==> flow/design.v <==
`timescale 1ns / 1ps
module ALU(
    input [7:0] A,
    input [7:0] B,
    output [7:0] Y
    );    
    assign Y = A + B;
endmodule
`timescale 1ns / 1ps
module ControlUnit(
    input [1:0] op,
    output reg ALUControl,
    output reg RegWrite,
    output reg MemRead,
    output reg MemWrite,
    output reg Branch
    );
    always @(op) begin
        case (op)
            2'b00: begin  
                ALUControl <= 1;
                RegWrite <= 1;
                MemRead <= 0;
                MemWrite <= 0;
                Branch <= 0;
            end
            2'b01: begin  
                ALUControl <= 0;
                RegWrite <= 1;
                MemRead <= 1;
                MemWrite <= 0;
                Branch <= 0;
            end
            2'b10: begin  
                ALUControl <= 0;
                RegWrite <= 0;
                MemRead <= 0;
                MemWrite <= 1;
                Branch <= 0;
            end
            2'b11: begin  
                ALUControl <= 0;
                RegWrite <= 0;
                MemRead <= 0;
                MemWrite <= 0;
                Branch <= 1;
            end
        endcase
    end
endmodule
`timescale 1ns / 1ps
module DataMemory(
	 input reset, 
    input clk,
    input [7:0] address,
    input [7:0] writeData,
    input MemWrite,
    input MemRead,
    output [7:0] readData
    );
    wire [7:0] memory [31:0];
    wire [4:0] index = address[4:0];
    genvar g;
    generate
        for (g = 0; g < 32; g = g + 1) begin : word
            reg [7:0] q;
            always @(posedge clk or posedge reset) begin
                if (reset)
                    q <= (g < 16) ? g : (8'd0 - (g - 16));
                else if (MemWrite && index == g)
                    q <= writeData;
            end
            assign memory[g] = q;
        end
    endgenerate
    assign readData = (MemRead) ? memory[index] : writeData;
endmodule
`timescale 1ns / 1ps
module Hex_to_7seg(
    input [3:0] hex,
    output reg [6:0] seg
    );
    always @ (hex) begin
        case (hex)
            4'd0: seg = 7'b0111111;  
            4'd1: seg = 7'b0000110;  
            4'd2: seg = 7'b1011011;  
            4'd3: seg = 7'b1001111;  
            4'd4: seg = 7'b1100110;  
            4'd5: seg = 7'b1101101;  
            4'd6: seg = 7'b1111101;  
            4'd7: seg = 7'b0000111;  
            4'd8: seg = 7'b1111111;  
            4'd9: seg = 7'b1101111;  
            4'd10: seg = 7'b1110111;  
            4'd11: seg = 7'b1111100;  
            4'd12: seg = 7'b0111001;  
            4'd13: seg = 7'b1011110;  
            4'd14: seg = 7'b1111001;  
            4'd15: seg = 7'b1110001;  
            default: seg = 7'b0000000;  
        endcase
    end
endmodule
`timescale 1ns / 1ps
module ProgramCounter(
    input clk,
    input reset,
    input [7:0] nextPC,
    output reg [7:0] PC
    );
    always @(posedge clk or posedge reset) begin
        if (reset)
            PC <= 8'b0;
        else
            PC <= nextPC;
    end
endmodule
`timescale 1ns / 1ps
module RegisterFile(
	 input reset,
    input [1:0] rs, rt, rd,
    input [7:0] writeData,
    input RegWrite,
    input clk,
    output [7:0] rsData, rtData
    );
    reg [7:0] registers [3:0];
always @(posedge clk or posedge reset) begin
    if (reset) begin
        registers[0] <= 8'b00000000;
        registers[1] <= 8'b00000000;
        registers[2] <= 8'b00000000;
        registers[3] <= 8'b00000000;
    end else if (RegWrite) begin
        registers[rd] <= writeData;
    end
end
    assign rsData = registers[rs];
    assign rtData = registers[rt];
endmodule
`timescale 1ns / 1ps
module Microprocessor(
    input oscillator,
    input reset,
    input [7:0] instruction,
    output [6:0] seg1,
    output [6:0] seg2,
    output [6:0] seg3,
    output [6:0] seg4,
    output [7:0] PC
);
    wire clk;
    wire [7:0] nextPC;
    wire [1:0] rs, rt, rd, RegisterDestination, operation;
    wire [7:0] rsData, rtData, writeData, ALUResult, MemoryResult, MemoryAddress;
    wire RegWrite, MemRead, MemWrite, Branch;
    assign clk = oscillator;
    assign rs = instruction[5:4];
    assign rt = instruction[3:2];
    assign rd = instruction[1:0];
    assign operation = instruction[7:6];
    ControlUnit cu(
        .op(instruction[7:6]),
        .ALUControl(ALUControl),
        .RegWrite(RegWrite),
        .MemRead(MemRead),
        .MemWrite(MemWrite),
        .Branch(Branch)
    );
	 assign writeData = (operation==2'b00) ? ALUResult 
	 			: (operation == 2'b11) ? {6'b000000, rd}
	 			: MemoryResult;
	 assign RegisterDestination = ALUControl ? rd : rt;
    RegisterFile rf(
        .reset(reset),
        .rs(rs),
        .rt(rt),
        .rd(RegisterDestination),
        .writeData(writeData),
        .RegWrite(RegWrite),
        .clk(clk),
        .rsData(rsData),
        .rtData(rtData)
    );
    ALU alu(
        .A(rsData),
        .B(rtData),
        .Y(ALUResult)
    );
	 assign MemoryAddress = (rd == 2'b00) ? rsData :
									(rd ==2'b01) ? rsData + 8'b00000001:
									(rd ==2'b10) ? rsData - 8'b00000010:
									(rd ==2'b11) ? rsData - 8'b00000001 :
									rsData;
    DataMemory dm(
        .reset(reset),
        .clk(clk),
        .address(MemoryAddress),
        .writeData(rtData),
        .MemWrite(MemWrite),
        .MemRead(MemRead),
        .readData(MemoryResult)
    );
    ProgramCounter pc(
        .clk(clk),
        .reset(reset),
        .nextPC(nextPC),
        .PC(PC)
    );
	 assign nextPC = (rd == 2'b00) ? PC + 1 :
                    (rd == 2'b01) ? (Branch ? PC + 2 : PC + 1) :
                    (rd == 2'b10) ? (Branch ? PC - 1 : PC + 1) :
                    (rd == 2'b11) ? (Branch ? PC : PC + 1) :
                    PC + 1;
    Hex_to_7seg display1(
        .hex(writeData[7:4]),
        .seg(seg1)
    );
    Hex_to_7seg display2(
        .hex(writeData[3:0]),
        .seg(seg2)
    );
	 Hex_to_7seg display3(
        .hex(PC[7:4]),
        .seg(seg3)
    );
    Hex_to_7seg display4(
        .hex(PC[3:0]),
        .seg(seg4)
    );
endmodule
# Reports on Microprocessor
# The steps from the RTL of Microprocessor to its reports follow in flow order.
# Lines are those of the file above, counted from 1.
# Operators carry their Yosys type and port widths (W data, S select, Z words).
# Cell names lack the library's common part.
setup:
  design: "Microprocessor"
  clock: "oscillator"
  library: "sky130hd"
  pvt_corner: "tt_025C_1v80"

# After elaboration
# Yosys after proc, flatten, opt, wreduce and memory -nomap, before mapping. Print and check cells are not counted. Equal cells are merged and count once.
# Yosys's memory passes give these memory sizes; they may raise the number of words (mostly to a power of two), join words into wider ones and drop unused or constant bits.
bits:
  memories: 4
  elab_cells: 166
  ff_bits: 296
  in_bits: 10
  mem_bits_ro: 448
  out_inout_bits: 36
mem_list:
  columns: ["memory", "words", "width", "rd", "wr", "line", "source"]
  rows:
  - ["(no name shown)", 16, 7, 1, 0, 84, "case (hex)"]
  - ["(no name shown)", 16, 7, 1, 0, 84, null]
  - ["(no name shown)", 16, 7, 1, 0, 84, null]
  - ["(no name shown)", 16, 7, 1, 0, 84, null]
classes:
  eq_ne: 47
  addsub: 7
  muxes: 23
  reduce_logical: 48
op_table:
  columns: ["cell", "n"]
  rows:
  - ["$pmux W8 S32", 1]
  - ["$eq A5 B5 Y1 const B", 16]
  - ["$mux W8", 10]
  - ["$pmux W8 S4", 2]
  - ["$eq A5 B4 Y1 const B", 8]
  - ["$logic_and A1 B1 Y1", 32]
  - ["$eq A2 B2 Y1 const B", 10]
  - ["$eq A5 B3 Y1 const B", 4]
  - ["$mux W5", 4]
  - ["$reduce_or A3 Y1", 4]
  - ["$eq A2 B1 Y1 const B", 5]
  - ["$logic_not A2 Y1", 5]
  - ["$eq A5 B2 Y1 const B", 2]
  - ["$pmux W1 S2", 5]
  - ["$reduce_and A2 Y1", 4]
  - ["$add A8 B1 Y8 const B", 1]
  - ["$sub A8 B1 Y8 const B", 1]
  - ["$add A8 B2 Y8 const B", 1]
  - ["$add A8 B8 Y8", 1]
  - ["$add A5 B1 Y5 const B", 1]
  - ["$sub A5 B1 Y5 const B", 1]
  - ["$eq A5 B1 Y1 const B", 1]
  - ["$sub A5 B2 Y5 const B", 1]
  - ["$ne A5 B5 Y1 const B", 1]
  - ["$logic_not A5 Y1", 1]
  - ["$reduce_or A2 Y1", 2]
  - ["$mux W2", 1]

# Depth
# Depth = most cells in a row (Yosys ltp): at word level without a register or memory, in the mapped netlist without a sequential cell, where the memories' decode and read muxes count.
logic_depth:
  depth_word: 12
  ABC_AREA: 0
  ltp_mapped: 22
  ltp_nobuf: 18

# Mapped cells and area
# Source: synth_stat.txt of the flow (Yosys; design flattened, memories mapped). It holds for the ABC_AREA given above (unset counts as 0); a run with the other value may have another netlist.
# Totals and module areas in this step are rounded.
mapped:
  ff_cells: 296
  cells: 1502
  yosys_area_um2: 16600
types:
  columns: ["cell_type", "n", "area_total_um2"]
  rows:
  - ["dfrtp_1", 172, 4.3E+03]
  - ["dfstp_2", 124, 3.26E+03]
  - ["mux2_2", 266, 3E+03]
  - ["ha_1", 47, 588.064]
  - ["nand2_1", 139, 521.75]
  - ["mux2i_1", 36, 360.346]
  - ["mux4_2", 16, 360.346]
  - ["o21ai_0", 69, 345.331]
  - ["a22oi_1", 39, 292.781]
  - ["nor3_1", 57, 285.274]
  - ["nand3_1", 50, 250.24]
  - ["clkbuf_1", 65, 243.984]
  - ["a21oi_1", 46, 230.221]
  - ["nor2_1", 55, 206.448]
  - ["a31oi_1", 25, 156.4]
  - ["inv_1", 32, 120.115]
  - ["nand4_1", 19, 118.864]
  - ["a22o_1", 13, 113.859]
# Not listed: further types 71, cells in them 232.
# By module: a second synthesis without flattening, with its own total; a netlist apart from the flattened one above.
hier_totals:
  hier_cells: 1389
  hier_area_um2: 16600
# Rows give one instance, submodules left out.
modules:
  columns: ["module", "n_inst", "cells", "area_um2"]
  rows:
  - ["DataMemory", 1, 935, 12200]
  - ["RegisterFile", 1, 89, 1590]
  - ["Microprocessor", 1, 177, 1180]
  - ["Hex_to_7seg", 4, 33, 283]
  - ["ALU", 1, 42, 332]
  - ["ProgramCounter", 1, 9, 204]
  - ["ControlUnit", 1, 5, 30.0]

# Path before layout
# Path of least setup slack by OpenSTA after synthesis, without wires, with an ideal clock, recovery checks aside; 20% of the period is set as input and as output delay. Where synthesis merged equal registers, the netlist keeps one of their names.
synth_path:
  kind: "input -> output"
  from: "in instruction[5]"
  to: "out seg1[6]"
  t_first_pin_ns: 2.000
  in_delay_ns: 2.000
  path_delay_ns: 4.642
  path_stages: 19
  path_slack_ns: 1.358
  clock_period_ns: 10.0
  n_path_buf: 2
  out_delay_ns: 2.000
  t_arrival_ns: 6.642
  required_time_ns: 8.000
  period_less_setup_slack_ns: 8.642
# "path_delay_ns" = arrival - input delay + setup time.
# A path that ends at an output port has no setup time.
# "path_stages": output pins that drive a net of the path, with the launching flip-flop's if there is one; two outputs of one cell count as two.
# "period_less_setup_slack_ns" is the clock period less the worst setup slack; recovery checks do not enter. This is arithmetic on one report: input and output delays are still those of the set period (20% each).
# The rows between start and end are the longest chain of elaborated cells between them; the timing report does not say that the signal goes this way. Where chains are equally long, one stands for them.
# Each line given opens the expression or statement behind the cell; cells for indexed reads and writes are added by Yosys, which also makes memories of some case tables.
# A memory read counts as a cell of the chain, while the word-level depth stops at memories.
synth_between:
  cell_sequence: "buf_6 -> mux4_2 -> inv_1 -> ha_1 -> or4b_2 -> o22ai_1 -> or4_1 -> clkbuf_1 -> nand2_2 -> mux2_2 -> nand3_1 -> o21ai_0 -> a31o_2 -> or4_4 -> a221oi_4 -> inv_1 -> ha_1 -> mux2_2 -> a22oi_1"
  elab_chain_cells: 13
synth_lines:
  columns: ["element", "line", "source"]
  rows:
  - ["from (decl)", 146, "input [7:0] instruction,"]
  - ["$eq A2 B2 Y1", 139, "assign rsData = registers[rs];"]
  - ["$pmux W8 S4", 139, null]
  - ["$sub A5 B1 Y5", 194, "(rd ==2'b11) ? rsData - 8'b00000001 :"]
  - ["$mux W5", 194, null]
  - ["$mux W5", 193, "(rd ==2'b10) ? rsData - 8'b00000010:"]
  - ["$mux W5", 192, "(rd ==2'b01) ? rsData + 8'b00000001:"]
  - ["$mux W5", 191, "assign MemoryAddress = (rd == 2'b00) ? rsData :"]
  - ["$eq A5 B5 Y1", 76, "assign readData = (MemRead) ? memory[index] : writeData;"]
  - ["$pmux W8 S32", 76, null]
  - ["$mux W8", 76, null]
  - ["$mux W8", 172, ": (operation == 2'b11) ? {6'b000000, rd}"]
  - ["$mux W8", 171, "assign writeData = (operation==2'b00) ? ALUResult"]
  - ["$mem_v2 Z16 W7", 84, "case (hex)"]
  - ["to (decl)", 147, "output [6:0] seg1,"]

# Worst path after layout
# From the final timing report of flow run 1: the path of least setup slack in the routed layout; clock arrival at registers is part of the times.
layout_path:
  kind: "input -> output"
  from: "in instruction[5]"
  to: "out seg1[4]"
  n_path_buf: 8
  required_time_ns: 5.98
  out_delay_ns: 1.50
  clock_period_ns: 7.48
  path_slack_ns: -0.39
  in_delay_ns: 1.50
  path_stages: 26
  t_arrival_ns: 6.38
  t_first_pin_ns: 1.50
# The rows between start and end are the longest chain of elaborated cells between them; the timing report does not say that the signal goes this way. Where chains are equally long, one stands for them.
# A memory read counts as a cell of the chain, while the word-level depth stops at memories.
layout_between:
  cell_sequence: "buf_12 -> mux4_2 -> inv_4 -> buf_6 -> ha_4 -> a21oi_4 -> a311oi_2 -> buf_4 -> nand4_4 -> nand2_2 -> buf_4 -> nand2_1 -> buf_4 -> mux2i_2 -> o21ai_0 -> a31o_2 -> or4_4 -> a221oi_4 -> inv_2 -> buf_6 -> ha_4 -> buf_6 -> nand2_4 -> nor2_4 -> a21oi_2 -> buf_2"
  elab_chain_cells: 13
layout_lines:
  columns: ["element", "line", "source"]
  rows:
  - ["from (decl)", 146, "input [7:0] instruction,"]
  - ["$eq A2 B2 Y1", 139, "assign rsData = registers[rs];"]
  - ["$pmux W8 S4", 139, null]
  - ["$sub A5 B1 Y5", 194, "(rd ==2'b11) ? rsData - 8'b00000001 :"]
  - ["$mux W5", 194, null]
  - ["$mux W5", 193, "(rd ==2'b10) ? rsData - 8'b00000010:"]
  - ["$mux W5", 192, "(rd ==2'b01) ? rsData + 8'b00000001:"]
  - ["$mux W5", 191, "assign MemoryAddress = (rd == 2'b00) ? rsData :"]
  - ["$eq A5 B5 Y1", 76, "assign readData = (MemRead) ? memory[index] : writeData;"]
  - ["$pmux W8 S32", 76, null]
  - ["$mux W8", 76, null]
  - ["$mux W8", 172, ": (operation == 2'b11) ? {6'b000000, rd}"]
  - ["$mux W8", 171, "assign writeData = (operation==2'b00) ? ALUResult"]
  - ["$mem_v2 Z16 W7", 84, "case (hex)"]
  - ["to (decl)", 147, "output [6:0] seg1,"]

==> runs of Microprocessor <==
Below are 4 stored runs of the flow (Yosys, OpenROAD; platform sky130hd) on Microprocessor, each with its settings and what was measured, unordered. Constraints: input delay and output delay 20% of the set period each, output load 0.01 pF.
By "achievedPeriod_ns" is meant the clock period of the run minus its worst setup slack. This is arithmetic on one report: input and output delays are still those of the set period (20% each).
By "fin_power_mw" is meant OpenSTA's value without simulated activity: inputs other than the clock are taken to toggle once in ten clock periods, and the tool carries that through the logic.
The results are shown rounded.

--- flow run 1 ---
==> flow/run.sh <==
#!/bin/bash
# the make line also repeats the synthesis and layout settings of config.mk as NAME=value (left out here)
make -C /OpenROAD-flow-scripts/flow DESIGN_CONFIG=/design/flow/config.mk WORK_HOME=/design/flow/orfs CLKGATE_MAP_FILE= finish
==> flow/config.mk <==
export PLATFORM = sky130hd
export DESIGN_NAME = Microprocessor
export DESIGN_NICKNAME = Microprocessor
export VERILOG_FILES = /design/flow/design.v
export SDC_FILE = /design/flow/constraint.sdc
export NUM_CORES = 4
export LEC_CHECK = 0
export CAP_MARGIN = 5
export CORE_ASPECT_RATIO = 0.68
export CORE_MARGIN = 2
export CORE_UTILIZATION = 16
export CTS_CLUSTER_DIAMETER = 188
export GPL_ROUTABILITY_DRIVEN = 1
export MAX_ROUTING_LAYER = met4
export MIN_ROUTING_LAYER = met2
export PLACE_DENSITY_LB_ADDON = 0.15
export SETUP_SLACK_MARGIN = 1.59
export SLEW_MARGIN = 5
export TNS_END_PERCENT = 40
==> flow/constraint.sdc <==
create_clock -name core_clock -period 7.48 [get_ports {oscillator}]
set_input_delay 1.4960 -clock core_clock [delete_from_list [all_inputs] [get_ports {oscillator}]]
set_output_delay 1.4960 -clock core_clock [all_outputs]
set_load 0.01 [all_outputs]

==> results, as YAML <==
results:
  die_area_um2: 107000
  setupTns_ns: -3.65
  hold_ws_ns: 0.504
  post_route_stdcell_area_um2: 24200
  achievedPeriod_ns: 7.872
  fin_power_mw: 8.83
  final_setup_ws_ns: -0.392
  utilization_frac: 0.235
  ys_area_um2: 16600

--- flow run 2 ---
==> flow/run.sh <==
#!/bin/bash
# the make line also repeats the synthesis and layout settings of config.mk as NAME=value (left out here)
make -C /OpenROAD-flow-scripts/flow DESIGN_CONFIG=/design/flow/config.mk WORK_HOME=/design/flow/orfs CLKGATE_MAP_FILE= finish
==> flow/config.mk <==
export PLATFORM = sky130hd
export DESIGN_NAME = Microprocessor
export DESIGN_NICKNAME = Microprocessor
export VERILOG_FILES = /design/flow/design.v
export SDC_FILE = /design/flow/constraint.sdc
export NUM_CORES = 4
export LEC_CHECK = 0
export CAP_MARGIN = 20
export CORE_MARGIN = 2
export CORE_UTILIZATION = 61
export SLEW_MARGIN = 20
==> flow/constraint.sdc <==
create_clock -name core_clock -period 9.77 [get_ports {oscillator}]
set_input_delay 1.9540 -clock core_clock [delete_from_list [all_inputs] [get_ports {oscillator}]]
set_output_delay 1.9540 -clock core_clock [all_outputs]
set_load 0.01 [all_outputs]

==> results, as YAML <==
results:
  die_area_um2: 28600
  setupTns_ns: 0.000
  hold_ws_ns: 0.506
  post_route_stdcell_area_um2: 19500
  achievedPeriod_ns: 9.554
  fin_power_mw: 5.29
  final_setup_ws_ns: 0.216
  utilization_frac: 0.724
  ys_area_um2: 16600

--- flow run 3 ---
==> flow/run.sh <==
#!/bin/bash
# the make line also repeats the synthesis and layout settings of config.mk as NAME=value (left out here)
make -C /OpenROAD-flow-scripts/flow DESIGN_CONFIG=/design/flow/config.mk WORK_HOME=/design/flow/orfs CLKGATE_MAP_FILE= finish
==> flow/config.mk <==
export PLATFORM = sky130hd
export DESIGN_NAME = Microprocessor
export DESIGN_NICKNAME = Microprocessor
export VERILOG_FILES = /design/flow/design.v
export SDC_FILE = /design/flow/constraint.sdc
export NUM_CORES = 4
export LEC_CHECK = 0
export ABC_AREA = 1
export CAP_MARGIN = 20
export CORE_MARGIN = 4
export CORE_UTILIZATION = 51
export PLACE_DENSITY = 0.89
export SETUP_SLACK_MARGIN = 0.72
export SLEW_MARGIN = 20
export TNS_END_PERCENT = 80
==> flow/constraint.sdc <==
create_clock -name core_clock -period 5.58 [get_ports {oscillator}]
set_input_delay 1.1160 -clock core_clock [delete_from_list [all_inputs] [get_ports {oscillator}]]
set_output_delay 1.1160 -clock core_clock [all_outputs]
set_load 0.01 [all_outputs]

==> results, as YAML <==
results:
  die_area_um2: 34700
  setupTns_ns: -3.53
  hold_ws_ns: 0.485
  post_route_stdcell_area_um2: 20800
  achievedPeriod_ns: 5.925
  fin_power_mw: 9.85
  final_setup_ws_ns: -0.345
  utilization_frac: 0.662
  ys_area_um2: 16200

--- flow run 4 ---
==> flow/run.sh <==
#!/bin/bash
# the make line also repeats the synthesis and layout settings of config.mk as NAME=value (left out here)
make -C /OpenROAD-flow-scripts/flow DESIGN_CONFIG=/design/flow/config.mk WORK_HOME=/design/flow/orfs CLKGATE_MAP_FILE= finish
==> flow/config.mk <==
export PLATFORM = sky130hd
export DESIGN_NAME = Microprocessor
export DESIGN_NICKNAME = Microprocessor
export VERILOG_FILES = /design/flow/design.v
export SDC_FILE = /design/flow/constraint.sdc
export NUM_CORES = 4
export LEC_CHECK = 0
export CAP_MARGIN = 5
export CELL_PAD_IN_SITES_GLOBAL_PLACEMENT = 2
export CORE_ASPECT_RATIO = 1.23
export CORE_MARGIN = 2
export CORE_UTILIZATION = 23
export CTS_CLUSTER_DIAMETER = 281
export GPL_ROUTABILITY_DRIVEN = 1
export HOLD_SLACK_MARGIN = 0.28
export MAX_ROUTING_LAYER = met5
export MIN_ROUTING_LAYER = met2
export PLACE_DENSITY_LB_ADDON = 0.15
export SETUP_SLACK_MARGIN = 1.59
export SLEW_MARGIN = 5
export TNS_END_PERCENT = 40
==> flow/constraint.sdc <==
create_clock -name core_clock -period 7.48 [get_ports {oscillator}]
set_input_delay 1.4960 -clock core_clock [delete_from_list [all_inputs] [get_ports {oscillator}]]
set_output_delay 1.4960 -clock core_clock [all_outputs]
set_load 0.01 [all_outputs]

==> results, as YAML <==
results:
  die_area_um2: 74500
  setupTns_ns: -4.22
  hold_ws_ns: 0.498
  post_route_stdcell_area_um2: 23400
  achievedPeriod_ns: 7.850
  fin_power_mw: 8.54
  final_setup_ws_ns: -0.370
  utilization_frac: 0.326
  ys_area_um2: 16600
